==> flow/design.v <==
module ANDarray (regDst, ALUSrc, memToReg, regWrite, memRead, memWrite, branch, ALUOp1, ALUOp2, op);
	input[5:0] op;
	output regDst, ALUSrc, memToReg, regWrite, memRead, memWrite, branch, ALUOp1, ALUOp2;
	wire Rformat, lw, sw, beq;
	assign Rformat = (~op[0]) & (~op[1]) & (~op[2]) & (~op[3]) & (~op[4]) & (~op[5]), lw = (op[0]) & (op[1]) & (~op[2]) & (~op[3]) & (~op[4]) & (op[5]), sw = (op[0]) & (op[1]) & (~op[2]) & (op[3]) & (~op[4]) & (op[5]), beq = (~op[0]) & (~op[1]) & (op[2]) & (~op[3]) & (~op[4]) & (~op[5]);
	assign regDst = Rformat;
	assign ALUSrc = lw | sw;
	assign memToReg =  lw;
	assign regWrite = Rformat | lw;
	assign memRead = lw;
	assign memWrite = sw;
	assign branch = beq;
	assign ALUOp1 = Rformat;
	assign ALUOp2 = beq;
endmodule
module ALUControl(operation, ALUOp, ff);
	input[1:0] ALUOp;
	input [5:0] ff;
	output [2:0] operation;
	wire w0, w1, w2, w3;
	assign w0 = ff[0] | ff[3];
	assign operation[0] = ALUOp[1] & w0;
	assign w1 = ~ff[2];
	assign w2 = ~ALUOp[1];
	assign operation[1] = w2 | w1;
	assign w3 = ff[1] & ALUOp[1];
	assign operation[2] = w3 | ALUOp[0];
endmodule
module ALU32Bit(zero, carryOut, result, a, b, op);
	input [31:0] a, b;
	input [2:0] op;
	output reg [31:0] result;
	output zero, carryOut;
	reg carryOut;
	assign zero = (result == 0) ? 1 : 0;
	always @(a or b or op)
	begin
		carryOut = 1'b0;
		case(op)
			0: result = a & b;
			1: result = a | b;
			2: {carryOut, result[31:0]} = a + b;
			6: {carryOut, result[31:0]} = a - b;
			7: result = a < b ? 1 : 0;
			default: result = 0;
		endcase
	end
endmodule
module ALUUnit(clock, ALUOp, funct, a, b, result, zero, carryOut);
	input clock;
	input [1:0] ALUOp;
	input [5:0] funct;
	input [31:0] a, b;
	output reg [31:0] result;
	output reg zero, carryOut;
	reg [1:0] aluOpQ;
	reg [5:0] functQ;
	reg [31:0] aQ, bQ;
	wire [2:0] operation;
	wire [31:0] aluResult;
	wire aluZero, aluCarry;
	ALUControl ctl(operation, aluOpQ, functQ);
	ALU32Bit alu(aluZero, aluCarry, aluResult, aQ, bQ, operation);
	always @(posedge clock)
	begin
		aluOpQ <= ALUOp;
		functQ <= funct;
		aQ <= a;
		bQ <= b;
		result <= aluResult;
		zero <= aluZero;
		if (operation == 3'd2 || operation == 3'd6)
			carryOut <= aluCarry;
	end
endmodule
From RTL to reports: ALUUnit
Tool output for the design above, in the order of the flow. Lines are those of the file above, counted from 1. Operators carry their Yosys type and port widths (W data, S select, Z words). A cell with n/a has no value.

Top module: ALUUnit. Clock input: clock. Library: sky130hd. Library corner: tt_025C_1v80.

Elaborated design
Counts by Yosys on the flattened word-level netlist (proc, flatten, opt, wreduce; memories kept). Register bits leave out memories and registers merged into their read ports (data or address); mux counts leave out enables and synchronous resets folded into registers. Print and check cells are left out. Cells with the same type and inputs are merged into one.

Clocked read ports x word width: 0. For bits of input ports the number is 73. The entry for output and inout port bits reads 34. Under cells after elaboration stands 30. Under bits in latches stands 0. Under bits in writable memories stands 0. The figure for memories kept is 0. For ROM bits the number is 0. Under bits in registers stands 104.

The entry for magnitude comparators reads 1. The entry for multiply operators reads 0. For shifts and indexed selects the number is 0. The entry for muxes and demuxes reads 4. The figure for bitwise gates (word level) is 9. Reductions and logical operators: 3. The entry for div/mod/pow operators reads 0. The figure for add/subtract/negate cells is 2. The entry for eq/ne operators reads 4.

Operator list (number): $pmux W32 S5 (1); $add A32 B32 Y33 (1); $sub A32 B32 Y33 (1); $lt A32 B32 Y1 (1); $and A32 B32 Y32 (1); $or A32 B32 Y32 (1); $logic_not A32 Y1 (1); $eq A3 B3 Y1 const B (2); $or A1 B1 Y1 (3); $eq A3 B1 Y1 const B (1); $eq A3 B2 Y1 const B (1); $logic_not A3 Y1 (1); $and A1 B1 Y1 (2); $not A1 Y1 (2); $pmux W1 S2 (1); $mux W1 (2); $logic_or A1 B1 Y1 (1).

Logic depth
Depth = most cells in a row (Yosys ltp): at word level without a register or memory, in the mapped netlist without a sequential cell, where the memories' decode and read muxes count.

For word-level depth the number is 6. The figure for ABC_AREA is 0. Under depth in mapped cells stands 15. For mapped depth without buffers the number is 14.

Synthesis result
The flow's flattened synthesis, as Yosys stat reports it; memories are mapped. The netlist is that of the ABC_AREA named above (0 if unset); the other value can give another one. The area totals of this step are shown rounded.

Under cells in the netlist stands 882. The entry for synthesis area reads 7250 sq um. The figure for sequential area is 2090 sq um. Under buffers stands 41. Mapped flip-flops: 104.

Cells by type: sky130_fd_sc_hd__dfxtp_1 (number 103, total area 2.06E+03 sq um); sky130_fd_sc_hd__ha_1 (number 100, total area 1251.2 sq um); sky130_fd_sc_hd__a21oi_1 (number 88, total area 440.422 sq um); sky130_fd_sc_hd__inv_1 (number 90, total area 337.824 sq um); sky130_fd_sc_hd__nor2_1 (number 71, total area 266.506 sq um); sky130_fd_sc_hd__nand2_1 (number 50, total area 187.68 sq um); sky130_fd_sc_hd__o21ai_0 (number 35, total area 175.168 sq um); sky130_fd_sc_hd__a21o_1 (number 19, total area 142.637 sq um); sky130_fd_sc_hd__clkbuf_1 (number 30, total area 112.608 sq um); sky130_fd_sc_hd__o211ai_1 (number 15, total area 112.608 sq um); sky130_fd_sc_hd__a221oi_1 (number 12, total area 105.101 sq um); sky130_fd_sc_hd__o221ai_1 (number 12, total area 105.101 sq um); sky130_fd_sc_hd__o221a_2 (number 9, total area 101.347 sq um); sky130_fd_sc_hd__nand3_1 (number 20, total area 100.096 sq um); sky130_fd_sc_hd__a211oi_1 (number 13, total area 97.594 sq um); sky130_fd_sc_hd__a211o_1 (number 10, total area 87.584 sq um); sky130_fd_sc_hd__nor3_1 (number 17, total area 85.082 sq um); sky130_fd_sc_hd__o21bai_1 (number 11, total area 82.579 sq um).

Not listed: further types 60, cells in them 177. The figures by module come from a second, unflattened synthesis with its own total; it is not the netlist above.

The entry for cell total of the unflattened synthesis reads 828. The entry for area (unflattened synthesis) reads 7140 sq um.

Each row is one instance without its submodules.

Modules: ALU32Bit (cells 718, times used 1, sequential area 0.0 sq um, area 4970 sq um); ALUUnit (cells 107, times used 1, sequential area 2130 sq um, area 2150 sq um); ALUControl (cells 3, times used 1, sequential area 0.0 sq um, area 18.8 sq um).

Path before layout
OpenSTA on the mapped netlist: ideal clock, no wires. The path of least setup slack (recovery checks aside). Input and output delay are each 20% of the period. Register names are those of the netlist, which keeps one name where synthesis merged equal registers.

Path kind: register to register. Start point: reg aQ[0]. End point: reg zero. Delay of the path: 3.570 ns. Under buffers on the path stands 0. For time at the first pin the number is 0.000 ns. Under clock period stands 5.0 ns. The entry for setup time reads 0.073 ns. The figure for stages is 15. The entry for required time reads 4.927 ns. Under arrival time stands 3.497 ns. For slack the number is 1.430 ns. Synthesis period reached: 3.57 ns.

"delay of the path" is the arrival time less input delay plus setup time. "stages": output pins that drive a net of the path, with the launching flip-flop's if there is one; two outputs of one cell count as two. "synthesis period reached" is the clock period less the worst setup slack; recovery checks do not enter. This is arithmetic on one report: input and output delays are still those of the set period (20% each).

Cell sequence: sky130_fd_sc_hd__dfxtp_1 > sky130_fd_sc_hd__inv_1 > sky130_fd_sc_hd__ha_1 > sky130_fd_sc_hd__fa_1 > sky130_fd_sc_hd__or2_1 > sky130_fd_sc_hd__a2111o_1 > sky130_fd_sc_hd__and2_1 > sky130_fd_sc_hd__a221oi_2 > sky130_fd_sc_hd__o21ai_1 > sky130_fd_sc_hd__or4_1 > sky130_fd_sc_hd__or4_1 > sky130_fd_sc_hd__nor4b_2 > sky130_fd_sc_hd__and4b_1 > sky130_fd_sc_hd__nand3_1 > sky130_fd_sc_hd__nor3_2. The figure for elaborated cells on any way between the ends is 9. Source lines of those cells: 7. Those cells by class: 2 x add/sub; 1 x compare; 3 x mux; 2 x logic; 1 x reduce/logical.

RTL lines, path post-synthesis: start, declared (RTL line 58) `reg [31:0] aQ, bQ;`; start, assigned (RTL line 68) `aQ <= a;`; end, assigned (RTL line 71) `zero <= aluZero;`; end, declared (RTL line 55) `output reg zero, carryOut;`.

No chain of elaborated cells between the ends is given. Some nets on the timed path still bear RTL names; the line given drives or declares the net.

Nets with RTL names, path post-synthesis: alu.result[6] (RTL line 39) `case(op)`.

Path in the finished layout
Path of least setup slack in the final report of flow run A (OpenROAD, finished layout, wires in). Where an end is a register, its clock arrival counts in the times.

Path kind: register to register. Start point: reg aQ[0]. End point: reg zero. The entry for required time reads 7.22 ns. Under clock period stands 6.93 ns. Under buffers on the path stands 0. For slack the number is 2.33 ns. Under arrival time stands 4.89 ns. The entry for setup time reads 0.06 ns. For time at the first pin the number is 0.36 ns. The figure for stages is 15.

Cell sequence: sky130_fd_sc_hd__dfxtp_1 > sky130_fd_sc_hd__inv_1 > sky130_fd_sc_hd__ha_1 > sky130_fd_sc_hd__fa_1 > sky130_fd_sc_hd__or2_1 > sky130_fd_sc_hd__a2111o_1 > sky130_fd_sc_hd__and2_1 > sky130_fd_sc_hd__o31ai_1 > sky130_fd_sc_hd__o221a_2 > sky130_fd_sc_hd__o221ai_1 > sky130_fd_sc_hd__a2111oi_0 > sky130_fd_sc_hd__nor4b_2 > sky130_fd_sc_hd__and4b_1 > sky130_fd_sc_hd__nand3_1 > sky130_fd_sc_hd__nor3_2. The figure for elaborated cells on any way between the ends is 9. Source lines of those cells: 7. Those cells by class: 2 x add/sub; 1 x compare; 3 x mux; 2 x logic; 1 x reduce/logical.

RTL lines, path after layout: start, declared (RTL line 58) `reg [31:0] aQ, bQ;`; start, assigned (RTL line 68) `aQ <= a;`; end, assigned (RTL line 71) `zero <= aluZero;`; end, declared (RTL line 55) `output reg zero, carryOut;`.

No chain of elaborated cells between the ends is given. Some nets on the timed path still bear RTL names; the line given drives or declares the net.

Nets with RTL names, path after layout: alu.result[8] (RTL line 39) `case(op)`.

Top module ALUUnit; platform sky130hd; tools Yosys and OpenROAD; 2 stored runs in no particular order. Input and output delays are each 20% of the period that was set; the output load is 0.01 pF. "achieved clock period" is the run's clock period less its worst setup slack. It is reckoned from that one timing run; input and output delays stay at 20% of the period that was set. "time used up by the worst setup path" = time allowed to the worst setup path (clock period - input delay - output delay, where it has them) - its slack; a late launch clock adds to it, a late capture clock takes from it. "overall power" rests on the timing tool's default activity at the inputs, not on a simulated workload. Results are given in rounded form.

Flow run A has these settings: ABC_AREA 0; CAP_MARGIN 0; CELL_PAD_IN_SITES_DETAIL_PLACEMENT 1; CELL_PAD_IN_SITES_GLOBAL_PLACEMENT 2; CORE_ASPECT_RATIO 0.95; CORE_MARGIN 7; CORE_UTILIZATION 37; CTS_CLUSTER_DIAMETER 192; GPL_ROUTABILITY_DRIVEN 1; GPL_TIMING_DRIVEN 1; HOLD_SLACK_MARGIN 0.15; MAX_ROUTING_LAYER met4; MIN_ROUTING_LAYER met1; PLACE_DENSITY_LB_ADDON 0.13; TNS_END_PERCENT 95; period_ns 6.93; SLEW_MARGIN 20. For the utilization of the finished layout the run shows 46.3 %. The measured overall power is 1840 uW. The setup total negative slack is 0.000 ns. The worst setup slack after layout is 2.33 ns. The die outline area is 23700 sq um. The cell area after synthesis stands at 7250 sq um. The time used up by the worst setup path reads 4.60 ns. Worst setup path kind: register to register. The achieved clock period is 4.602 ns.

Flow run B has these settings: ABC_AREA 1; CELL_PAD_IN_SITES_DETAIL_PLACEMENT 1; CORE_UTILIZATION 60; CTS_CLUSTER_SIZE 84; period_ns 6.66; CAP_MARGIN 20; CORE_MARGIN 2; SLEW_MARGIN 20. Outcome: no results, placement failed with DPL-0033.
